==> flow/design.v <==
`default_nettype none
module MagComp
  #(parameter WIDTH = 30)
  (output logic AltB, AeqB, AgtB,
   input logic [WIDTH-1:0] A,
   input logic [WIDTH-1:0] B);
  assign AltB= (A<B);
  assign AgtB= (A>B);
  assign AeqB= (A==B);
endmodule : MagComp
module Adder
  #(parameter WIDTH = 30)
  (output logic [WIDTH:0] S,
   input logic add,
   input logic [WIDTH-1:0] A,
   input logic [WIDTH-1:0] B);
  assign S = add ? A+B : A-B;
endmodule : Adder
module Multiplier
  #(parameter WIDTH = 30)
  (output logic [(WIDTH*2)-1:0] S,
   input logic [WIDTH-1:0] A,
   input logic [WIDTH-1:0] B);
  assign S = A*B;
endmodule : Multiplier
module Mux2to1
  #(parameter WIDTH = 30)
  (output logic [WIDTH-1:0]Y,
   input logic S,
   input logic [WIDTH-1:0]I0,
   input logic [WIDTH-1:0]I1);
  assign Y=S?I1:I0;
endmodule : Mux2to1
module Register
  #(parameter WIDTH = 3)
  (input logic [WIDTH-1:0] D,
   input logic en, clear,
   input logic clock,
   output logic [WIDTH-1:0] Q);
  always_ff @(posedge clock)
    if (clear)
      Q <= 0;
    else if (en)
      Q <= D;
    else
      Q <= Q;
endmodule: Register
module Counter
  #(parameter WIDTH = 4)
  (input logic clock,
   input logic clear,
   input logic en,
   output logic [WIDTH-1:0] Q);
  always_ff @(posedge clock) begin
    if (clear) begin
      Q <= 0;
    end
    else if (en) begin
      Q <= Q + 1'b1;
    end
    else begin
      Q <= Q;
    end
  end
endmodule: Counter
module Synchronizer
  (input logic async,
   input logic clock,
   output logic sync);
  logic tmp1, tmp2;
  assign tmp2 = tmp1;
  always_ff @(posedge clock)
    tmp1 <= async;
  always_ff @(posedge clock)
    sync <= tmp2;
endmodule : Synchronizer
module ShiftRegister_8_128 
  (input logic [7:0] data_in,
   input logic en,
   input logic clock, rst,
   output logic [127:0] Q);
  always_ff @(posedge clock) begin
    if (rst) begin
      Q <= 128'b0;
    end
    else if (en) begin
      Q <= {Q[119:0],data_in};
    end
    else begin
      Q <= Q;
    end
  end
endmodule : ShiftRegister_8_128
module ShiftRegister_6_96
  (input logic [5:0] data_in,
   input logic en,
   input logic clock, rst,
   output logic [95:0] Q);
  always_ff @(posedge clock) begin
    if (rst) begin
      Q <= 96'b0;
    end
    else if (en) begin
      Q <= {Q[89:0],data_in};
    end
    else begin
      Q <= Q;
    end
  end
endmodule : ShiftRegister_6_96
module ShiftRegister_48_96
  (input logic [47:0] data_in,
   input logic en,
   input logic clock, rst,
   output logic [95:0] Q);
  always_ff @(posedge clock) begin
    if (rst) begin
      Q <= 96'b0;
    end
    else if (en) begin
      Q <= {Q[47:0],data_in};
    end
    else begin
      Q <= Q;
    end
  end
endmodule : ShiftRegister_48_96
module edge_detector (
    input logic signal,
    input logic clk,
    output logic pulse
);
    logic tmp1;
    always_ff @(posedge clk) begin
        tmp1<=signal;
    end
    assign pulse = (~tmp1)& signal;
endmodule: edge_detector
module ShiftRegister_12_96
  (input logic [11:0] data_in,
   input logic en,
   input logic clock, rst,
   output logic [95:0] Q);
  always_ff @(posedge clock) begin
    if (rst) begin
      Q <= 96'b0;
    end
    else if (en) begin
      Q <= {Q[83:0],data_in};
    end
    else begin
      Q <= Q;
    end
  end
endmodule : ShiftRegister_12_96
module ShiftRegister_20_160
  (input logic [19:0] data_in,
   input logic en,
   input logic clock, rst,
   output logic [159:0] Q);
  always_ff @(posedge clock) begin
    if (rst) begin
      Q <= 160'b0;
    end
    else if (en) begin
      Q <= {Q[149:0],data_in};
    end
    else begin
      Q <= Q;
    end
  end
endmodule : ShiftRegister_20_160
module ShiftRegister_96_96
  (input logic [95:0] data_in,
   input logic en,
   input logic clock, rst,
   output logic [95:0] Q);
  always_ff @(posedge clock) begin
    if (rst) begin
      Q <= 96'b0;
    end
    else if (en) begin
      Q <= data_in;
    end
    else begin
      Q <= Q;
    end
  end
endmodule : ShiftRegister_96_96
module ShiftRegister_160_160
  (input logic [159:0] data_in,
   input logic en,
   input logic clock, rst,
   output logic [159:0] Q);
  always_ff @(posedge clock) begin
    if (rst) begin
      Q <= 160'b0;
    end
    else if (en) begin
      Q <= data_in;
    end
    else begin
      Q <= Q;
    end
  end
endmodule : ShiftRegister_160_160
module ShiftRegister_80_160
  (input logic [79:0] data_in,
   input logic en,
   input logic clock, rst,
   output logic [159:0] Q);
  always_ff @(posedge clock) begin
    if (rst) begin
      Q <= 160'b0;
    end
    else if (en) begin
      Q <= {Q[79:0],data_in};
    end
    else begin
      Q <= Q;
    end
  end
endmodule : ShiftRegister_80_160
module ShiftRegister_40_160
  (input logic [39:0] data_in,
   input logic en,
   input logic clock, rst,
   output logic [159:0] Q);
  always_ff @(posedge clock) begin
    if (rst) begin
      Q <= 160'b0;
    end
    else if (en) begin
      Q <= {Q[119:0],data_in};
    end
    else begin
      Q <= Q;
    end
  end
endmodule : ShiftRegister_40_160
`default_nettype none
module Add_Path(input logic [63:0] mat_A, mat_B,
                input logic clk, rst, add_en,
                input logic sign,
                output logic [159:0] mat_out,
                output logic finish);
    logic shift_en;
    logic [19:0] shift_in;
    logic [4:0] add1_out, add2_out;
    logic [3:0] add1_in1, add1_in2, add2_in1, add2_in2;
    Adder #(4) add1 (.S(add1_out), .add(~sign), .A(add1_in1), .B(add1_in2));
    Adder #(4) add2 (.S(add2_out), .add(~sign), .A(add2_in1), .B(add2_in2));
    assign shift_in[19:10] = {5'b0, add1_out};
    assign shift_in[9:0] = {5'b0, add2_out};
    ShiftRegister_20_160 shift1 (.data_in(shift_in), .en(shift_en), .clock(clk), .rst(rst), .Q(mat_out));
    add_fsm fsm (.mat_A(mat_A), .mat_B(mat_B), .clk(clk), .rst(rst), .add_en(add_en),
                 .add1_in1(add1_in1), .add1_in2(add1_in2), .add2_in1(add2_in1), .add2_in2(add2_in2),
                 .shift_en(shift_en), .finish(finish));
endmodule : Add_Path
module add_fsm (input logic [63:0] mat_A, mat_B,
                input logic clk, rst, add_en,
                output logic [3:0] add1_in1, add1_in2, add2_in1, add2_in2,
                output logic shift_en, finish);
    logic [3:0] mat_A_1, mat_A_2, mat_A_3, mat_A_4;
    logic [3:0] mat_A_5, mat_A_6, mat_A_7, mat_A_8;
    logic [3:0] mat_A_9, mat_A_10, mat_A_11, mat_A_12;
    logic [3:0] mat_A_13, mat_A_14, mat_A_15, mat_A_16;
    logic [3:0] mat_B_1, mat_B_2, mat_B_3, mat_B_4;
    logic [3:0] mat_B_5, mat_B_6, mat_B_7, mat_B_8;
    logic [3:0] mat_B_9, mat_B_10, mat_B_11, mat_B_12;
    logic [3:0] mat_B_13, mat_B_14, mat_B_15, mat_B_16;
    assign mat_A_1 = mat_A[63:60];
    assign mat_A_2 = mat_A[59:56];
    assign mat_A_3 = mat_A[55:52];
    assign mat_A_4 = mat_A[51:48];
    assign mat_A_5 = mat_A[47:44];
    assign mat_A_6 = mat_A[43:40];
    assign mat_A_7 = mat_A[39:36];
    assign mat_A_8 = mat_A[35:32];
    assign mat_A_9 = mat_A[31:28];
    assign mat_A_10 = mat_A[27:24];
    assign mat_A_11 = mat_A[23:20];
    assign mat_A_12 = mat_A[19:16];
    assign mat_A_13 = mat_A[15:12];
    assign mat_A_14 = mat_A[11:8];
    assign mat_A_15 = mat_A[7:4];
    assign mat_A_16 = mat_A[3:0];
    assign mat_B_1 = mat_B[63:60];
    assign mat_B_2 = mat_B[59:56];
    assign mat_B_3 = mat_B[55:52];
    assign mat_B_4 = mat_B[51:48];
    assign mat_B_5 = mat_B[47:44];
    assign mat_B_6 = mat_B[43:40];
    assign mat_B_7 = mat_B[39:36];
    assign mat_B_8 = mat_B[35:32];
    assign mat_B_9 = mat_B[31:28];
    assign mat_B_10 = mat_B[27:24];
    assign mat_B_11 = mat_B[23:20];
    assign mat_B_12 = mat_B[19:16];
    assign mat_B_13 = mat_B[15:12];
    assign mat_B_14 = mat_B[11:8];
    assign mat_B_15 = mat_B[7:4];
    assign mat_B_16 = mat_B[3:0];
    enum logic [3:0] {S,A1,A2,A3,A4,A5,A6,A7,A8,E} cur_state, n_state;
    always_comb begin
        case(cur_state)
            S: begin
                add1_in1 = 4'b0;
                add1_in2 = 4'b0;
                add2_in1 = 4'b0;
                add2_in2 = 4'b0;
                shift_en = 1'b0;
                finish = 1'b0;
                if(add_en) begin
                    n_state = A1;
                end
                else begin
                    n_state = S;
                end
            end
            A1: begin
                add1_in1 = mat_A_1;
                add1_in2 = mat_B_1;
                add2_in1 = mat_A_2;
                add2_in2 = mat_B_2;
                shift_en = 1'b1;
                finish = 1'b0;
                n_state = A2;
            end
            A2: begin
                add1_in1 = mat_A_3;
                add1_in2 = mat_B_3;
                add2_in1 = mat_A_4;
                add2_in2 = mat_B_4;
                shift_en = 1'b1;
                finish = 1'b0;
                n_state = A3;
            end
            A3: begin
                add1_in1 = mat_A_5;
                add1_in2 = mat_B_5;
                add2_in1 = mat_A_6;
                add2_in2 = mat_B_6;
                shift_en = 1'b1;
                finish = 1'b0;
                n_state = A4;
            end
            A4: begin
                add1_in1 = mat_A_7;
                add1_in2 = mat_B_7;
                add2_in1 = mat_A_8;
                add2_in2 = mat_B_8;
                shift_en = 1'b1;
                finish = 1'b0;
                n_state = A5;
            end
            A5: begin
                add1_in1 = mat_A_9;
                add1_in2 = mat_B_9;
                add2_in1 = mat_A_10;
                add2_in2 = mat_B_10;
                shift_en = 1'b1;
                finish = 1'b0;
                n_state = A6;
            end
            A6: begin
                add1_in1 = mat_A_11;
                add1_in2 = mat_B_11;
                add2_in1 = mat_A_12;
                add2_in2 = mat_B_12;
                shift_en = 1'b1;
                finish = 1'b0;
                n_state = A7;
            end
            A7: begin
                add1_in1 = mat_A_13;
                add1_in2 = mat_B_13;
                add2_in1 = mat_A_14;
                add2_in2 = mat_B_14;
                shift_en = 1'b1;
                finish = 1'b0;
                n_state = A8;
            end
            A8: begin
                add1_in1 = mat_A_15;
                add1_in2 = mat_B_15;
                add2_in1 = mat_A_16;
                add2_in2 = mat_B_16;
                shift_en = 1'b1;
                finish = 1'b0;
                n_state = E;
            end
            E: begin
                add1_in1 = 4'b0;
                add1_in2 = 4'b0;
                add2_in1 = 4'b0;
                add2_in2 = 4'b0;
                shift_en = 1'b0;
                finish = 1'b1;
                n_state = E;
            end
            default: begin
                add1_in1 = 4'b0;
                add1_in2 = 4'b0;
                add2_in1 = 4'b0;
                add2_in2 = 4'b0;
                shift_en = 1'b0;
                finish = 1'b0;
                n_state = S;
            end
        endcase
    end
    always_ff @(posedge clk) begin
        if(rst)
            cur_state <= S;
        else
            cur_state <= n_state;
    end
endmodule : add_fsm
`default_nettype none
module Multiply_Path(input logic [63:0] mat_A, mat_B,
                     input logic clk, rst, mult_en,
                     output logic [159:0] mat_out,
                     output logic finish);
    logic [3:0] mult1_in1, mult1_in2;
    logic [7:0] mult1_out;
    logic [3:0] mult2_in1, mult2_in2;
    logic [7:0] mult2_out;
    logic [3:0] mult3_in1, mult3_in2;
    logic [7:0] mult3_out;
    logic [3:0] mult4_in1, mult4_in2;
    logic [7:0] mult4_out;
    logic [3:0] mult5_in1, mult5_in2;
    logic [7:0] mult5_out;
    logic [3:0] mult6_in1, mult6_in2;
    logic [7:0] mult6_out;
    logic [3:0] mult7_in1, mult7_in2;
    logic [7:0] mult7_out;
    logic [3:0] mult8_in1, mult8_in2;
    logic [7:0] mult8_out;
    logic [7:0] add_in1, add_in2, add_in3, add_in4;
    logic [9:0] add_out;
    logic [7:0] add_in5, add_in6, add_in7, add_in8;
    logic [9:0] add_out2;
    logic layer_1_en, layer_2_en;
    Multiplier #(4) mult1(.S(mult1_out),
                          .A(mult1_in1),
                          .B(mult1_in2));
    Multiplier #(4) mult2(.S(mult2_out),
                          .A(mult2_in1),
                          .B(mult2_in2));
    Multiplier #(4) mult3(.S(mult3_out),
                          .A(mult3_in1),
                          .B(mult3_in2));
    Multiplier #(4) mult4(.S(mult4_out),
                          .A(mult4_in1),
                          .B(mult4_in2));
    Multiplier #(4) mult5(.S(mult5_out),
                          .A(mult5_in1),
                          .B(mult5_in2));
    Multiplier #(4) mult6(.S(mult6_out),
                          .A(mult6_in1),
                          .B(mult6_in2));
    Multiplier #(4) mult7(.S(mult7_out),
                          .A(mult7_in1),
                          .B(mult7_in2));
    Multiplier #(4) mult8(.S(mult8_out),
                          .A(mult8_in1),
                          .B(mult8_in2));
    Register #(32) layer_1_reg(.D({mult1_out, mult2_out, mult3_out, mult4_out}),
                               .en(layer_1_en),
                               .clock(clk),
                               .clear(rst),
                               .Q({add_in1, add_in2, add_in3, add_in4}));
    Register #(32) layer_1_2_reg(.D({mult5_out, mult6_out, mult7_out, mult8_out}),
                                 .en(layer_1_en),
                                 .clock(clk),
                                 .clear(rst),
                                 .Q({add_in5, add_in6, add_in7, add_in8}));
    assign add_out = add_in1 + add_in2 + add_in3 + add_in4;
    assign add_out2 = add_in5 + add_in6 + add_in7 + add_in8;
    ShiftRegister_20_160 shift_register(.data_in({add_out, add_out2}),
                                      .en(layer_2_en),
                                      .clock(clk),
                                      .rst(rst),
                                      .Q(mat_out));
    mult_fsm fsm(.mat_A(mat_A),
                 .mat_B(mat_B),
                 .clk(clk),
                 .rst(rst),
                 .mult_en(mult_en),
                 .mult1_in1(mult1_in1),
                 .mult1_in2(mult1_in2),
                 .mult2_in1(mult2_in1),
                 .mult2_in2(mult2_in2),
                 .mult3_in1(mult3_in1),
                 .mult3_in2(mult3_in2),
                 .mult4_in1(mult4_in1),
                 .mult4_in2(mult4_in2),
                 .mult5_in1(mult5_in1),
                 .mult5_in2(mult5_in2),
                 .mult6_in1(mult6_in1),
                 .mult6_in2(mult6_in2),
                 .mult7_in1(mult7_in1),
                 .mult7_in2(mult7_in2),
                 .mult8_in1(mult8_in1),
                 .mult8_in2(mult8_in2),
                 .layer_1_en(layer_1_en),
                 .layer_2_en(layer_2_en),
                 .finish(finish));
endmodule : Multiply_Path
module mult_fsm(input logic [63:0] mat_A, mat_B,
                input logic clk, rst, mult_en,
                output logic [3:0] mult1_in1, mult1_in2,
                output logic [3:0] mult2_in1, mult2_in2,
                output logic [3:0] mult3_in1, mult3_in2,
                output logic [3:0] mult4_in1, mult4_in2,
                output logic [3:0] mult5_in1, mult5_in2,
                output logic [3:0] mult6_in1, mult6_in2,
                output logic [3:0] mult7_in1, mult7_in2,
                output logic [3:0] mult8_in1, mult8_in2,
                output logic layer_1_en, layer_2_en, finish);
    logic [3:0] mat_A_1, mat_A_2, mat_A_3, mat_A_4;
    logic [3:0] mat_A_5, mat_A_6, mat_A_7, mat_A_8;
    logic [3:0] mat_A_9, mat_A_10, mat_A_11, mat_A_12;
    logic [3:0] mat_A_13, mat_A_14, mat_A_15, mat_A_16;
    logic [3:0] mat_B_1, mat_B_2, mat_B_3, mat_B_4;
    logic [3:0] mat_B_5, mat_B_6, mat_B_7, mat_B_8;
    logic [3:0] mat_B_9, mat_B_10, mat_B_11, mat_B_12;
    logic [3:0] mat_B_13, mat_B_14, mat_B_15, mat_B_16;
    assign mat_A_1 = mat_A[63:60];
    assign mat_A_2 = mat_A[59:56];
    assign mat_A_3 = mat_A[55:52];
    assign mat_A_4 = mat_A[51:48];
    assign mat_A_5 = mat_A[47:44];
    assign mat_A_6 = mat_A[43:40];
    assign mat_A_7 = mat_A[39:36];
    assign mat_A_8 = mat_A[35:32];
    assign mat_A_9 = mat_A[31:28];
    assign mat_A_10 = mat_A[27:24];
    assign mat_A_11 = mat_A[23:20];
    assign mat_A_12 = mat_A[19:16];
    assign mat_A_13 = mat_A[15:12];
    assign mat_A_14 = mat_A[11:8];
    assign mat_A_15 = mat_A[7:4];
    assign mat_A_16 = mat_A[3:0];
    assign mat_B_1 = mat_B[63:60];
    assign mat_B_2 = mat_B[59:56];
    assign mat_B_3 = mat_B[55:52];
    assign mat_B_4 = mat_B[51:48];
    assign mat_B_5 = mat_B[47:44];
    assign mat_B_6 = mat_B[43:40];
    assign mat_B_7 = mat_B[39:36];
    assign mat_B_8 = mat_B[35:32];
    assign mat_B_9 = mat_B[31:28];
    assign mat_B_10 = mat_B[27:24];
    assign mat_B_11 = mat_B[23:20];
    assign mat_B_12 = mat_B[19:16];
    assign mat_B_13 = mat_B[15:12];
    assign mat_B_14 = mat_B[11:8];
    assign mat_B_15 = mat_B[7:4];
    assign mat_B_16 = mat_B[3:0];
    enum logic [4:0] {S,M1,M2A1,M3A2,M4A3,M5A4,M6A5,M7A6,M8A7,A8,E} cur_state, n_state;
    always_comb begin
        case(cur_state)
            S: begin
                mult1_in1 = 4'b0;
                mult1_in2 = 4'b0;
                mult2_in1 = 4'b0;
                mult2_in2 = 4'b0;
                mult3_in1 = 4'b0;
                mult3_in2 = 4'b0;
                mult4_in1 = 4'b0;
                mult4_in2 = 4'b0;
                mult5_in1 = 4'b0;
                mult5_in2 = 4'b0;
                mult6_in1 = 4'b0;
                mult6_in2 = 4'b0;
                mult7_in1 = 4'b0;
                mult7_in2 = 4'b0;
                mult8_in1 = 4'b0;
                mult8_in2 = 4'b0;
                layer_1_en = 1'b0;
                layer_2_en = 1'b0;
                finish = 1'b0;
                if(mult_en)
                    n_state = M1;
                else
                    n_state = S;
            end
            M1: begin
                mult1_in1 = mat_A_1;
                mult1_in2 = mat_B_1;
                mult2_in1 = mat_A_2;
                mult2_in2 = mat_B_5;
                mult3_in1 = mat_A_3;
                mult3_in2 = mat_B_9;
                mult4_in1 = mat_A_4;
                mult4_in2 = mat_B_13;
                mult5_in1 = mat_A_1;
                mult5_in2 = mat_B_2;
                mult6_in1 = mat_A_2;
                mult6_in2 = mat_B_6;
                mult7_in1 = mat_A_3;
                mult7_in2 = mat_B_10;
                mult8_in1 = mat_A_4;
                mult8_in2 = mat_B_14;
                layer_1_en = 1'b1;
                layer_2_en = 1'b0;
                finish = 1'b0;
                n_state = M2A1;
            end
            M2A1: begin
                mult1_in1 = mat_A_1;
                mult1_in2 = mat_B_3;
                mult2_in1 = mat_A_2;
                mult2_in2 = mat_B_7;
                mult3_in1 = mat_A_3;
                mult3_in2 = mat_B_11;
                mult4_in1 = mat_A_4;
                mult4_in2 = mat_B_15;
                mult5_in1 = mat_A_1;
                mult5_in2 = mat_B_4;
                mult6_in1 = mat_A_2;
                mult6_in2 = mat_B_8;
                mult7_in1 = mat_A_3;
                mult7_in2 = mat_B_12;
                mult8_in1 = mat_A_4;
                mult8_in2 = mat_B_16;
                layer_1_en = 1'b1;
                layer_2_en = 1'b1;
                finish = 1'b0;
                n_state = M3A2;
            end
            M3A2: begin
                mult1_in1 = mat_A_5;
                mult1_in2 = mat_B_1;
                mult2_in1 = mat_A_6;
                mult2_in2 = mat_B_5;
                mult3_in1 = mat_A_7;
                mult3_in2 = mat_B_9;
                mult4_in1 = mat_A_8;
                mult4_in2 = mat_B_13;
                mult5_in1 = mat_A_5;
                mult5_in2 = mat_B_2;
                mult6_in1 = mat_A_6;
                mult6_in2 = mat_B_6;
                mult7_in1 = mat_A_7;
                mult7_in2 = mat_B_10;
                mult8_in1 = mat_A_8;
                mult8_in2 = mat_B_14;
                layer_1_en = 1'b1;
                layer_2_en = 1'b1;
                finish = 1'b0;
                n_state = M4A3;
            end
            M4A3: begin
                mult1_in1 = mat_A_5;
                mult1_in2 = mat_B_3;
                mult2_in1 = mat_A_6;
                mult2_in2 = mat_B_7;
                mult3_in1 = mat_A_7;
                mult3_in2 = mat_B_11;
                mult4_in1 = mat_A_8;
                mult4_in2 = mat_B_15;
                mult5_in1 = mat_A_5;
                mult5_in2 = mat_B_4;
                mult6_in1 = mat_A_6;
                mult6_in2 = mat_B_8;
                mult7_in1 = mat_A_7;
                mult7_in2 = mat_B_12;
                mult8_in1 = mat_A_8;
                mult8_in2 = mat_B_16;
                layer_1_en = 1'b1;
                layer_2_en = 1'b1;
                finish = 1'b0;
                n_state = M5A4;
            end
            M5A4: begin
                mult1_in1 = mat_A_9;
                mult1_in2 = mat_B_1;
                mult2_in1 = mat_A_10;
                mult2_in2 = mat_B_5;
                mult3_in1 = mat_A_11;
                mult3_in2 = mat_B_9;
                mult4_in1 = mat_A_12;
                mult4_in2 = mat_B_13;
                mult5_in1 = mat_A_9;
                mult5_in2 = mat_B_2;
                mult6_in1 = mat_A_10;
                mult6_in2 = mat_B_6;
                mult7_in1 = mat_A_11;
                mult7_in2 = mat_B_10;
                mult8_in1 = mat_A_12;
                mult8_in2 = mat_B_14;
                layer_1_en = 1'b1;
                layer_2_en = 1'b1;
                finish = 1'b0;
                n_state = M6A5;
            end
            M6A5: begin
                mult1_in1 = mat_A_9;
                mult1_in2 = mat_B_3;
                mult2_in1 = mat_A_10;
                mult2_in2 = mat_B_7;
                mult3_in1 = mat_A_11;
                mult3_in2 = mat_B_11;
                mult4_in1 = mat_A_12;
                mult4_in2 = mat_B_15;
                mult5_in1 = mat_A_9;
                mult5_in2 = mat_B_4;
                mult6_in1 = mat_A_10;
                mult6_in2 = mat_B_8;
                mult7_in1 = mat_A_11;
                mult7_in2 = mat_B_12;
                mult8_in1 = mat_A_12;
                mult8_in2 = mat_B_16;
                layer_1_en = 1'b1;
                layer_2_en = 1'b1;
                finish = 1'b0;
                n_state = M7A6;
            end
            M7A6: begin
                mult1_in1 = mat_A_13;
                mult1_in2 = mat_B_1;
                mult2_in1 = mat_A_14;
                mult2_in2 = mat_B_5;
                mult3_in1 = mat_A_15;
                mult3_in2 = mat_B_9;
                mult4_in1 = mat_A_16;
                mult4_in2 = mat_B_13;
                mult5_in1 = mat_A_13;
                mult5_in2 = mat_B_2;
                mult6_in1 = mat_A_14;
                mult6_in2 = mat_B_6;
                mult7_in1 = mat_A_15;
                mult7_in2 = mat_B_10;
                mult8_in1 = mat_A_16;
                mult8_in2 = mat_B_14;
                layer_1_en = 1'b1;
                layer_2_en = 1'b1;
                finish = 1'b0;
                n_state = M8A7;
            end
            M8A7: begin
                mult1_in1 = mat_A_13;
                mult1_in2 = mat_B_3;
                mult2_in1 = mat_A_14;
                mult2_in2 = mat_B_7;
                mult3_in1 = mat_A_15;
                mult3_in2 = mat_B_11;
                mult4_in1 = mat_A_16;
                mult4_in2 = mat_B_15;
                mult5_in1 = mat_A_13;
                mult5_in2 = mat_B_4;
                mult6_in1 = mat_A_14;
                mult6_in2 = mat_B_8;
                mult7_in1 = mat_A_15;
                mult7_in2 = mat_B_12;
                mult8_in1 = mat_A_16;
                mult8_in2 = mat_B_16;
                layer_1_en = 1'b1;
                layer_2_en = 1'b1;
                finish = 1'b0;
                n_state = A8;
            end
            A8: begin
                mult1_in1 = 4'b0;
                mult1_in2 = 4'b0;
                mult2_in1 = 4'b0;
                mult2_in2 = 4'b0;
                mult3_in1 = 4'b0;
                mult3_in2 = 4'b0;
                mult4_in1 = 4'b0;
                mult4_in2 = 4'b0;
                mult5_in1 = 4'b0;
                mult5_in2 = 4'b0;
                mult6_in1 = 4'b0;
                mult6_in2 = 4'b0;
                mult7_in1 = 4'b0;
                mult7_in2 = 4'b0;
                mult8_in1 = 4'b0;
                mult8_in2 = 4'b0;
                layer_1_en = 1'b0;
                layer_2_en = 1'b1;
                finish = 1'b0;
                n_state = E;
            end
            E: begin
                mult1_in1 = 4'b0;
                mult1_in2 = 4'b0;
                mult2_in1 = 4'b0;
                mult2_in2 = 4'b0;
                mult3_in1 = 4'b0;
                mult3_in2 = 4'b0;
                mult4_in1 = 4'b0;
                mult4_in2 = 4'b0;
                mult5_in1 = 4'b0;
                mult5_in2 = 4'b0;
                mult6_in1 = 4'b0;
                mult6_in2 = 4'b0;
                mult7_in1 = 4'b0;
                mult7_in2 = 4'b0;
                mult8_in1 = 4'b0;
                mult8_in2 = 4'b0;
                layer_1_en = 1'b0;
                layer_2_en = 1'b0;
                finish = 1'b1;
                n_state = E;
            end
            default: begin
                mult1_in1 = 4'b0;
                mult1_in2 = 4'b0;
                mult2_in1 = 4'b0;
                mult2_in2 = 4'b0;
                mult3_in1 = 4'b0;
                mult3_in2 = 4'b0;
                mult4_in1 = 4'b0;
                mult4_in2 = 4'b0;
                mult5_in1 = 4'b0;
                mult5_in2 = 4'b0;
                mult6_in1 = 4'b0;
                mult6_in2 = 4'b0;
                mult7_in1 = 4'b0;
                mult7_in2 = 4'b0;
                mult8_in1 = 4'b0;
                mult8_in2 = 4'b0;
                layer_1_en = 1'b0;
                layer_2_en = 1'b0;
                finish = 1'b0;
                n_state = S;
            end
        endcase
    end
    always_ff @(posedge clk) begin
        if(rst)
            cur_state <= S;
        else
            cur_state <= n_state;
    end
endmodule : mult_fsm
`default_nettype none
module Matrix_Calculator 
    (input logic [7:0] data_in,
     input logic enter, sw,
     input logic [1:0] operation,
     input logic clk, rst,
     output logic [4:0] data_out,
     output logic finish, error,
     output logic [3:0] index);
    logic input_en;
    logic[127:0] input_matrix;
    logic[1:0] input_op;
    logic[159:0] add_output, mul_output;
    logic[159:0] selected_output;
    logic[63:0] input_matrix_A, input_matrix_B;
    logic add_en, mul_en;
    logic add_finish, mul_finish;
    logic switch_pulse, enter_pulse;
    assign input_matrix_A = input_matrix[127:64];
    assign input_matrix_B = input_matrix[63:0];
    ShiftRegister_8_128 shift_register(.data_in(data_in),
                                      .en(enter_pulse && input_en),
                                      .clock(clk),
                                      .rst(rst),
                                      .Q(input_matrix));
    Register #(2) op_reg(.D(operation),
                         .en(enter_pulse && input_en),
                         .clock(clk),
                         .clear(rst),
                         .Q(input_op));
    Mux2to1 #(160) output_mux(.Y(selected_output),
                             .I1(add_output),
                             .I0(mul_output),
                             .S(input_op[1]));
    matrix_calc_fsm fsm(.clk(clk),
                        .rst(rst),
                        .enter(enter_pulse),
                        .add_finish(add_finish),
                        .mul_finish(mul_finish),
                        .finish(finish),
                        .input_op(input_op),
                        .input_en(input_en),
                        .error(error),
                        .mul_en(mul_en),
                        .add_en(add_en));
    Add_Path add_logic(.mat_A(input_matrix_A),
                       .mat_B(input_matrix_B),
                       .clk(clk),
                       .rst(rst),
                       .add_en(add_en),
                       .sign(input_op[0]),
                       .mat_out(add_output),
                       .finish(add_finish));
    Multiply_Path mul_logic(.mat_A(input_matrix_A),
                            .mat_B(input_matrix_B),
                            .clk(clk),
                            .rst(rst),
                            .mult_en(mul_en),
                            .mat_out(mul_output),
                            .finish(mul_finish));
    edge_detector sw_de(.clk(clk),
                        .signal(sw),
                        .pulse(switch_pulse));
    edge_detector ed_de(.clk(clk),
                        .signal(enter),
                        .pulse(enter_pulse));
    logic [4:0] index_count;
    Counter #(5) index_counter(.clock(clk),
                               .clear(rst),
                               .en(finish && switch_pulse),
                               .Q(index_count));
    assign index = index_count[4:1];
    always_comb begin
        case(index_count)
            5'b0000_0: data_out = selected_output[159:155];
            5'b0000_1: data_out = selected_output[154:150];
            5'b0001_0: data_out = selected_output[149:145];
            5'b0001_1: data_out = selected_output[144:140];
            5'b0010_0: data_out = selected_output[139:135];
            5'b0010_1: data_out = selected_output[134:130];
            5'b0011_0: data_out = selected_output[129:125];
            5'b0011_1: data_out = selected_output[124:120];
            5'b0100_0: data_out = selected_output[119:115];
            5'b0100_1: data_out = selected_output[114:110];
            5'b0101_0: data_out = selected_output[109:105];
            5'b0101_1: data_out = selected_output[104:100];
            5'b0110_0: data_out = selected_output[99:95];
            5'b0110_1: data_out = selected_output[94:90];
            5'b0111_0: data_out = selected_output[89:85];
            5'b0111_1: data_out = selected_output[84:80];
            5'b1000_0: data_out = selected_output[79:75];
            5'b1000_1: data_out = selected_output[74:70];
            5'b1001_0: data_out = selected_output[69:65];
            5'b1001_1: data_out = selected_output[64:60];
            5'b1010_0: data_out = selected_output[59:55];
            5'b1010_1: data_out = selected_output[54:50];
            5'b1011_0: data_out = selected_output[49:45];
            5'b1011_1: data_out = selected_output[44:40];
            5'b1100_0: data_out = selected_output[39:35];
            5'b1100_1: data_out = selected_output[34:30];
            5'b1101_0: data_out = selected_output[29:25];
            5'b1101_1: data_out = selected_output[24:20];
            5'b1110_0: data_out = selected_output[19:15];
            5'b1110_1: data_out = selected_output[14:10];
            5'b1111_0: data_out = selected_output[9:5];
            5'b1111_1: data_out = selected_output[4:0];
            default: data_out = 5'b0;
        endcase
    end
endmodule : Matrix_Calculator
module matrix_calc_fsm (input logic clk, rst,
                        input logic enter,
                        input logic [1:0] input_op,
                        input logic add_finish, mul_finish,
                        output logic finish,
                        output logic input_en, error,
                        output logic mul_en, add_en);
    enum logic [4:0] {S,S1,S2,S3,S4,S5,S6,S7,S8,
                      S9,S10,S11,S12,S13,S14,S15,S16,
                      M,A,E,F} cur_state, n_state;
    always_comb begin
        case(cur_state)
            S: begin
                input_en = 1'b1;
                error = 1'b0;
                mul_en = 1'b0;
                add_en = 1'b0;
                finish = 1'b0;
                if(enter) begin
                    n_state = S1;
                end
                else begin
                    n_state = S;
                end
            end
            S1: begin
                input_en = 1'b1;
                error = 1'b0;
                mul_en = 1'b0;
                add_en = 1'b0;
                finish = 1'b0;
                if(enter) begin
                    n_state = S2;
                end
                else begin
                    n_state = S1;
                end
            end
            S2: begin
                input_en = 1'b1;
                error = 1'b0;
                mul_en = 1'b0;
                add_en = 1'b0;
                finish = 1'b0;
                if(enter) begin
                    n_state = S3;
                end
                else begin
                    n_state = S2;
                end
            end
            S3: begin
                input_en = 1'b1;
                error = 1'b0;
                mul_en = 1'b0;
                add_en = 1'b0;
                finish = 1'b0;
                if(enter) begin
                    n_state = S4;
                end
                else begin
                    n_state = S3;
                end
            end
            S4: begin
                input_en = 1'b1;
                error = 1'b0;
                mul_en = 1'b0;
                add_en = 1'b0;
                finish = 1'b0;
                if(enter) begin
                    n_state = S5;
                end
                else begin
                    n_state = S4;
                end
            end
            S5: begin
                input_en = 1'b1;
                error = 1'b0;
                mul_en = 1'b0;
                add_en = 1'b0;
                finish = 1'b0;
                if(enter) begin
                    n_state = S6;
                end
                else begin
                    n_state = S5;
                end
            end
            S6: begin
                input_en = 1'b1;
                error = 1'b0;
                mul_en = 1'b0;
                add_en = 1'b0;
                finish = 1'b0;
                if(enter) begin
                    n_state = S7;
                end
                else begin
                    n_state = S6;
                end
            end
            S7: begin
                input_en = 1'b1;
                error = 1'b0;
                mul_en = 1'b0;
                add_en = 1'b0;
                finish = 1'b0;
                if(enter) begin
                    n_state = S8;
                end
                else begin
                    n_state = S7;
                end
            end
            S8: begin
                input_en = 1'b1;
                error = 1'b0;
                mul_en = 1'b0;
                add_en = 1'b0;
                finish = 1'b0;
                if(enter) begin
                    n_state = S9;
                end
                else begin
                    n_state = S8;
                end
            end
            S9: begin
                input_en = 1'b1;
                error = 1'b0;
                mul_en = 1'b0;
                add_en = 1'b0;
                finish = 1'b0;
                if(enter) begin
                    n_state = S10;
                end
                else begin
                    n_state = S9;
                end
            end
            S10: begin
                input_en = 1'b1;
                error = 1'b0;
                mul_en = 1'b0;
                add_en = 1'b0;
                finish = 1'b0;
                if(enter) begin
                    n_state = S11;
                end
                else begin
                    n_state = S10;
                end
            end
            S11: begin
                input_en = 1'b1;
                error = 1'b0;
                mul_en = 1'b0;
                add_en = 1'b0;
                finish = 1'b0;
                if(enter) begin
                    n_state = S12;
                end
                else begin
                    n_state = S11;
                end
            end
            S12: begin
                input_en = 1'b1;
                error = 1'b0;
                mul_en = 1'b0;
                add_en = 1'b0;
                finish = 1'b0;
                if(enter) begin
                    n_state = S13;
                end
                else begin
                    n_state = S12;
                end
            end
            S13: begin
                input_en = 1'b1;
                error = 1'b0;
                mul_en = 1'b0;
                add_en = 1'b0;
                finish = 1'b0;
                if(enter) begin
                    n_state = S14;
                end
                else begin
                    n_state = S13;
                end
            end
            S14: begin
                input_en = 1'b1;
                error = 1'b0;
                mul_en = 1'b0;
                add_en = 1'b0;
                finish = 1'b0;
                if(enter) begin
                    n_state = S15;
                end
                else begin
                    n_state = S14;
                end
            end
            S15: begin
                input_en = 1'b1;
                error = 1'b0;
                mul_en = 1'b0;
                add_en = 1'b0;
                finish = 1'b0;
                if(enter) begin
                    n_state = S16;
                end
                else begin
                    n_state = S15;
                end
            end
            S16: begin
                input_en = 1'b0;
                mul_en = 1'b0;
                add_en = 1'b0;
                finish = 1'b0;
                if (input_op == 2'b00) begin
                    n_state = M;
                    error = 1'b0;
                    mul_en = 1'b1;
                end
                else if (input_op[1] == 1'b1) begin
                    n_state = A;
                    error = 1'b0;
                    add_en = 1'b1;
                end
                else begin
                    n_state = F;
                    error = 1'b1;
                end
            end
            F: begin
                input_en = 1'b0;
                error = 1'b1;
                mul_en = 1'b0;
                add_en = 1'b0;
                finish = 1'b0;
                n_state = F;
            end
            M: begin
                input_en = 1'b0;
                mul_en = 1'b0;
                add_en = 1'b0;
                error = 1'b0;
                if (mul_finish) begin
                    n_state = E;
                    finish = 1'b1;
                end
                else begin
                    n_state = M;
                    finish = 1'b0;
                end
            end
            A: begin
                input_en = 1'b0;
                mul_en = 1'b0;
                add_en = 1'b0;
                error = 1'b0;
                if (add_finish) begin
                    n_state = E;
                    finish = 1'b1;
                end
                else begin
                    n_state = A;
                    finish = 1'b0;
                end
            end
            E: begin
                input_en = 1'b0;
                mul_en = 1'b0;
                add_en = 1'b0;
                error = 1'b0;
                finish = 1'b1;
                n_state = E;
            end
            default: begin
                input_en = 1'b0;
                mul_en = 1'b0;
                add_en = 1'b0;
                error = 1'b0;
                finish = 1'b0;
                n_state = S;
            end
        endcase
    end
    always_ff @(posedge clk) begin
        if(rst)
            cur_state <= S;
        else
            cur_state <= n_state;
    end
endmodule : matrix_calc_fsm
`default_nettype none
module my_chip (
    input logic [11:0] io_in,  
    output logic [11:0] io_out,  
    input logic clock,
    input logic reset  
);
    logic [7:0] data_in;
    logic enter, sw;
    logic rst;
    logic [1:0] operation;
    logic [4:0] data_out;
    logic finish, error;
    logic [3:0] index;
    Synchronizer sync1(.async(io_in[0]), .clock(clock), .sync(data_in[0]));
    Synchronizer sync2(.async(io_in[1]), .clock(clock), .sync(data_in[1]));
    Synchronizer sync3(.async(io_in[2]), .clock(clock), .sync(data_in[2]));
    Synchronizer sync4(.async(io_in[3]), .clock(clock), .sync(data_in[3]));
    Synchronizer sync5(.async(io_in[4]), .clock(clock), .sync(data_in[4]));
    Synchronizer sync6(.async(io_in[5]), .clock(clock), .sync(data_in[5]));
    Synchronizer sync7(.async(io_in[6]), .clock(clock), .sync(data_in[6]));
    Synchronizer sync8(.async(io_in[7]), .clock(clock), .sync(data_in[7]));
    Synchronizer sync9(.async(io_in[8]), .clock(clock), .sync(enter));
    Synchronizer sync10(.async(io_in[9]), .clock(clock), .sync(sw));
    Synchronizer sync11(.async(io_in[10]), .clock(clock), .sync(operation[0]));
    Synchronizer sync12(.async(io_in[11]), .clock(clock), .sync(operation[1]));
    Synchronizer sync13(.async(reset), .clock(clock), .sync(rst));
    assign io_out[4:0] = data_out[4:0];
    assign io_out[5] = finish;
    assign io_out[6] = error;
    assign io_out[10:7] = index[3:0];
    assign io_out[11] = 1'b0;
    Matrix_Calculator matrix_calculator(.data_in(data_in),
                                        .enter(enter),
                                        .sw(sw),
                                        .operation(operation), 
                                        .clk(clock), 
                                        .rst(rst), 
                                        .data_out(data_out), 
                                        .finish(finish), 
                                        .error(error), 
                                        .index(index));
endmodule
## Step by step through the tools: my_chip

What the tools print for my_chip, step after step.
Line numbers count from 1 in the design file above.
Operators carry their Yosys type and port widths (W data, S select, Z words).
Cell names lack the library's common part.
The mark -- stands for no value.

| inputs | value |
|---|---|
| top | my_chip |
| clock input | clock |
| standard-cell library | sky130hd |
| corner | tt_025C_1v80 |

## Word-level counts

Source: Yosys, flattened and elaborated, memories not mapped. Widths are those after wreduce; folded enables and synchronous resets count as part of the registers. Registers that Yosys merges into a memory's read port (data or address) are not register bits. Print and check cells do not count.

| word-level totals | value |
|---|---|
| register bits after elaboration | 481 |
| elaborated cells | 212 |

| operators by class | value |
|---|---|
| add/subtract/negate cells | 11 |
| multipliers | 8 |
| equality and inequality tests | 70 |
| mux-type cells | 62 |
| bitwise operators | 4 |
| reductions and logical operators | 19 |

Operators with widths:

| operator | count |
|---|---|
| $mul A4 B4 Y8 | 8 |
| $pmux W5 S32 | 1 |
| $mux W160 | 1 |
| $pmux W4 S8 | 4 |
| $eq A5 B5 Y1 const B | 21 |
| $pmux W5 S21 | 1 |
| $eq A5 B4 Y1 const B | 19 |
| $pmux W4 S4 | 4 |
| $pmux W4 S2 | 8 |
| $eq A5 B3 Y1 const B | 12 |
| $pmux W5 S10 | 1 |
| $pmux W4 S9 | 1 |
| $eq A5 B2 Y1 const B | 6 |
| $mux W1 | 26 |
| $reduce_or A8 Y1 | 3 |
| $add A10 B8 Y10 | 2 |
| $add A9 B8 Y10 | 2 |
| $add A8 B8 Y9 | 2 |
| $reduce_or A16 Y1 | 1 |
| $eq A4 B3 Y1 const B | 4 |
| $eq A5 B1 Y1 const B | 3 |
| $logic_not A5 Y1 | 3 |
| $mux W5 | 3 |
| $reduce_or A2 Y1 | 6 |
| $mux W3 | 4 |
| $add A4 B4 Y5 | 2 |
| $sub A4 B4 Y5 | 2 |
| $mux W2 | 5 |

Other operator kinds: 13; their cells: 19.

## Longest topological paths

Longest topological path by Yosys (ltp), each cell counted once; first at word level (registers and memories cut), then after technology mapping (sequential cells cut; the memories' decode and read muxes count).

| logic depth | value |
|---|---|
| depth after elaboration | 5 |
| ABC_AREA | 0 |
| depth in mapped cells | 17 |

## Synthesis result

Yosys stat after the flow's synthesis: flattened, memories mapped to cells. It holds for the ABC_AREA given above (unset counts as 0); a run with the other value may have another netlist.

| mapped netlist | value |
|---|---|
| standard cells after synthesis | 3131 |
| mapped area | 25430.6 um^2 |
| area of sequential cells | 10189.8 um^2 |
| flip-flop cells | 509 |

Cell types:

| cell | count | total area (um^2) |
|---|---|---|
| dfxtp_1 | 509 | 1.02E+04 |
| nand2_1 | 888 | 3.33E+03 |
| a21oi_1 | 472 | 2.36E+03 |
| ha_1 | 130 | 1626.56 |
| fa_1 | 66 | 1.32E+03 |
| a22oi_1 | 120 | 900.864 |
| nor2_1 | 157 | 589.315 |
| clkbuf_1 | 153 | 574.301 |
| mux2i_1 | 40 | 400.384 |
| xnor2_1 | 35 | 306.544 |
| inv_1 | 67 | 251.491 |
| or2_2 | 37 | 231.472 |
| nor2b_1 | 33 | 206.448 |
| buf_2 | 38 | 190.182 |
| o21ai_0 | 36 | 180.173 |
| a22o_1 | 20 | 175.168 |
| nor4b_1 | 20 | 175.168 |
| a21o_1 | 21 | 157.651 |

Not listed: further types 50, cells in them 289.
The figures by module come from a second, unflattened synthesis with its own total; it is not the netlist above.

| unflattened totals | value |
|---|---|
| cell total of the unflattened synthesis | 3171 |
| area (unflattened synthesis) | 32023.2 um^2 |

Rows give one instance, submodules left out.

By module:

| module | times used | cells | area (um^2) |
|---|---|---|---|
| ShiftRegister_20_160 | 2 | 516 | 5693.0 |
| ShiftRegister_8_128 | 1 | 412 | 4652.0 |
| Multiplier #(WIDTH=4) | 8 | 51 | 447.9 |
| Mux2to1 #(WIDTH=160) | 1 | 178 | 2342.2 |
| Register #(WIDTH=32) | 2 | 103 | 1163.6 |
| Matrix_Calculator | 1 | 256 | 1745.4 |
| Multiply_Path | 1 | 185 | 1542.7 |
| mult_fsm | 1 | 185 | 1300.0 |
| add_fsm | 1 | 123 | 1016.0 |
| matrix_calc_fsm | 1 | 76 | 800.8 |
| Synchronizer | 13 | 2 | 40.0 |
| Adder #(WIDTH=4) | 2 | 23 | 195.2 |
| Counter #(WIDTH=5) | 1 | 22 | 247.7 |
| Register #(WIDTH=2) | 1 | 6 | 67.6 |

Further modules, not shown: 3.

## Path before layout

Source: OpenSTA report_checks on the synthesized netlist (no wires, ideal clock, input and output delay 20% of the period each), path of least setup slack; recovery checks are left aside. Register names are those of the netlist, which keeps one name where synthesis merged equal registers.

| timing path post-synthesis | value |
|---|---|
| path type | register to output |
| start point | reg matrix_calculator.index_counter.Q[2] |
| end point | out io_out[3] |
| clock period | 10000 ps |
| output delay | 2000 ps |
| arrival | 2149 ps |
| required time | 8000 ps |
| path slack | 5851 ps |
| delay of the path | 2149 ps |
| stages | 11 |
| period reached after synthesis | 4149 ps |

"delay of the path" = arrival - input delay + setup time.
A path that ends at an output port has no setup time.
"stages": output pins that drive a net of the path, with the launching flip-flop's if there is one; two outputs of one cell count as two.
"period reached after synthesis" is the clock period less the worst setup slack; recovery checks do not enter. This is arithmetic on one report: input and output delays are still those of the set period (20% each).
Between the ends stands the longest chain of elaborated cells between them, by number of cells; it is not shown to be the way that was timed. Of several equally long chains one is given.
Each line given opens the expression or statement behind the cell; cells for indexed reads and writes are added by Yosys, which also makes memories of some case tables.
A register here has more assigning lines than the two given.

| on the way, post-synthesis | value |
|---|---|
| path through | dfxtp_1 > buf_2 > buf_1 > nand2_1 > nor2_1 > ha_1 > clkbuf_1 > a221oi_1 > o211ai_1 > a222oi_1 > o2111ai_1 |
| length of the longest elaborated chain | 2 |
| elaborated cells on any way between the ends | 33 |
| source lines of those cells | 1 |

Ends and longest elaborated chain, post-synthesis:

| element | RTL line | source |
|---|---|---|
| start: declaration | 53 | `output logic [WIDTH-1:0] Q);` |
| start: assignment | 56 | `Q <= 0;` |
| start: assignment | 59 | `Q <= Q + 1'b1;` |
| $eq A5 B5 Y1 | 915 | `case(index_count)` |
| $pmux W5 S32 | 915 |  |
| end: declaration | 1256 | `output logic [11:0] io_out,` |

## Timing after layout

Path of least setup slack in the final report of run 1 (OpenROAD, finished layout, wires in). Where an end is a register, its clock arrival counts in the times.
The report prints the path's times to 10 ps; the period is as set.

| timing path after layout | value |
|---|---|
| path type | register to output |
| start point | reg matrix_calculator.index_counter.Q[1] |
| end point | out io_out[3] |
| clock period | 9650 ps |
| output delay | 1930 ps |
| arrival | 4340 ps |
| required time | 7720 ps |
| path slack | 3380 ps |
| stages | 11 |

Between the ends stands the longest chain of elaborated cells between them, by number of cells; it is not shown to be the way that was timed. Of several equally long chains one is given.
A register here has more assigning lines than the two given.

| on the way, after layout | value |
|---|---|
| path through | dfxtp_1 > inv_1 > ha_1 > clkbuf_1 > clkbuf_1 > buf_1 > nand2_1 > o21ai_0 > o22ai_1 > o2111ai_1 > clkdlybuf4s50_1 |
| length of the longest elaborated chain | 2 |
| elaborated cells on any way between the ends | 33 |
| source lines of those cells | 1 |

Ends and longest elaborated chain, after layout:

| element | RTL line | source |
|---|---|---|
| start: declaration | 53 | `output logic [WIDTH-1:0] Q);` |
| start: assignment | 56 | `Q <= 0;` |
| start: assignment | 59 | `Q <= Q + 1'b1;` |
| $eq A5 B5 Y1 | 915 | `case(index_count)` |
| $pmux W5 S32 | 915 |  |
| end: declaration | 1256 | `output logic [11:0] io_out,` |

Below are 5 stored runs of the flow (Yosys, OpenROAD; platform sky130hd) on my_chip, each with its settings and what was measured, unordered. Constraints: input delay and output delay 20% of the set period each, output load 0.01 pF.
By "achieved clock period" is meant the clock period of the run minus its worst setup slack. This is arithmetic on one report: input and output delays are still those of the set period (20% each).
"time used up by the worst setup path" is the time allowed to the run's worst setup path (the clock period less input and output delay, where it has them) less its slack. Clock arrival times count: a late capture clock shortens it, a late launch clock lengthens it.
"total design power": no workload was simulated; the value follows from the tool's default switching activity.
"time used up by the worst setup path" is known to 10 ps.

#### Run 1

| setting | value |
|---|---|
| ABC_AREA | `0` |
| CORE_MARGIN | `7` |
| CORE_UTILIZATION | `24` |
| CTS_CLUSTER_DIAMETER | `203` |
| CTS_CLUSTER_SIZE | `30` |
| GPL_ROUTABILITY_DRIVEN | `0` |
| GPL_TIMING_DRIVEN | `0` |
| HOLD_SLACK_MARGIN | `0.26` |
| MAX_ROUTING_LAYER | `met5` |
| PLACE_DENSITY_LB_ADDON | `0.19` |
| SETUP_SLACK_MARGIN | `2.27` |
| SLEW_MARGIN | `35` |
| TNS_END_PERCENT | `60` |
| period_ns | `9.65` |
| CAP_MARGIN | `20` |

| result | value |
|---|---|
| cell area after synthesis | 25430.6 um^2 |
| die area | 115270.0 um^2 |
| standard-cell area after routing | 28117.0 um^2 |
| utilization after layout | 26.7 % |
| smallest setup slack | 3382 ps |
| total negative slack | 0 ps |
| worst hold slack after layout | 337 ps |
| total design power | 3.338 mW |
| achieved clock period | 6268 ps |
| time used up by the worst setup path | 4340 ps |
| class of the worst setup path | register to output |

#### Run 2

| setting | value |
|---|---|
| CAP_MARGIN | `40` |
| CORE_MARGIN | `7` |
| CTS_CLUSTER_DIAMETER | `111` |
| GPL_TIMING_DRIVEN | `0` |
| MIN_ROUTING_LAYER | `met1` |
| TNS_END_PERCENT | `45` |
| period_ns | `9.94` |
| CORE_UTILIZATION | `40` |
| SLEW_MARGIN | `20` |

| result | value |
|---|---|
| cell area after synthesis | 25430.6 um^2 |
| die area | 70833.2 um^2 |
| standard-cell area after routing | 28932.7 um^2 |
| utilization after layout | 46.0 % |
| smallest setup slack | 3681 ps |
| total negative slack | 0 ps |
| worst hold slack after layout | 324 ps |
| total design power | 4.450 mW |
| achieved clock period | 6259 ps |
| time used up by the worst setup path | 4270 ps |
| class of the worst setup path | register to output |

#### Run 3

| setting | value |
|---|---|
| CTS_CLUSTER_DIAMETER | `256` |
| TNS_END_PERCENT | `45` |
| period_ns | `9.94` |
| CAP_MARGIN | `20` |
| CORE_MARGIN | `2` |
| CORE_UTILIZATION | `40` |
| SLEW_MARGIN | `20` |

| result | value |
|---|---|
| cell area after synthesis | 25430.6 um^2 |
| die area | 65610.3 um^2 |
| standard-cell area after routing | 28005.6 um^2 |
| utilization after layout | 44.5 % |
| smallest setup slack | 3493 ps |
| total negative slack | 0 ps |
| worst hold slack after layout | 323 ps |
| total design power | 4.298 mW |
| achieved clock period | 6447 ps |
| time used up by the worst setup path | 4460 ps |
| class of the worst setup path | register to output |

#### Run 4

| setting | value |
|---|---|
| ABC_AREA | `1` |
| CORE_MARGIN | `7` |
| CORE_UTILIZATION | `24` |
| CTS_CLUSTER_DIAMETER | `203` |
| CTS_CLUSTER_SIZE | `30` |
| GPL_ROUTABILITY_DRIVEN | `0` |
| GPL_TIMING_DRIVEN | `0` |
| HOLD_SLACK_MARGIN | `0.26` |
| MAX_ROUTING_LAYER | `met5` |
| PLACE_DENSITY_LB_ADDON | `0.19` |
| TNS_END_PERCENT | `60` |
| period_ns | `9.65` |
| CAP_MARGIN | `20` |
| SLEW_MARGIN | `20` |

| result | value |
|---|---|
| cell area after synthesis | 26783.2 um^2 |
| die area | 121146.0 um^2 |
| standard-cell area after routing | 29417.0 um^2 |
| utilization after layout | 26.6 % |
| smallest setup slack | 4240 ps |
| total negative slack | 0 ps |
| worst hold slack after layout | 340 ps |
| total design power | 3.492 mW |
| achieved clock period | 5410 ps |
| time used up by the worst setup path | 3480 ps |
| class of the worst setup path | register to output |

#### Run 5

| setting | value |
|---|---|
| CORE_UTILIZATION | `66` |
| period_ns | `6.86` |
| CAP_MARGIN | `20` |
| CORE_MARGIN | `2` |
| SLEW_MARGIN | `20` |

| result | value |
|---|---|
| cell area after synthesis | 25430.6 um^2 |
| die area | 40118.1 um^2 |
| standard-cell area after routing | 27337.5 um^2 |
| utilization after layout | 72.2 % |
| smallest setup slack | 1181 ps |
| total negative slack | 0 ps |
| worst hold slack after layout | 323 ps |
| total design power | 5.932 mW |
| achieved clock period | 5679 ps |
| time used up by the worst setup path | 4310 ps |
| class of the worst setup path | register to output |
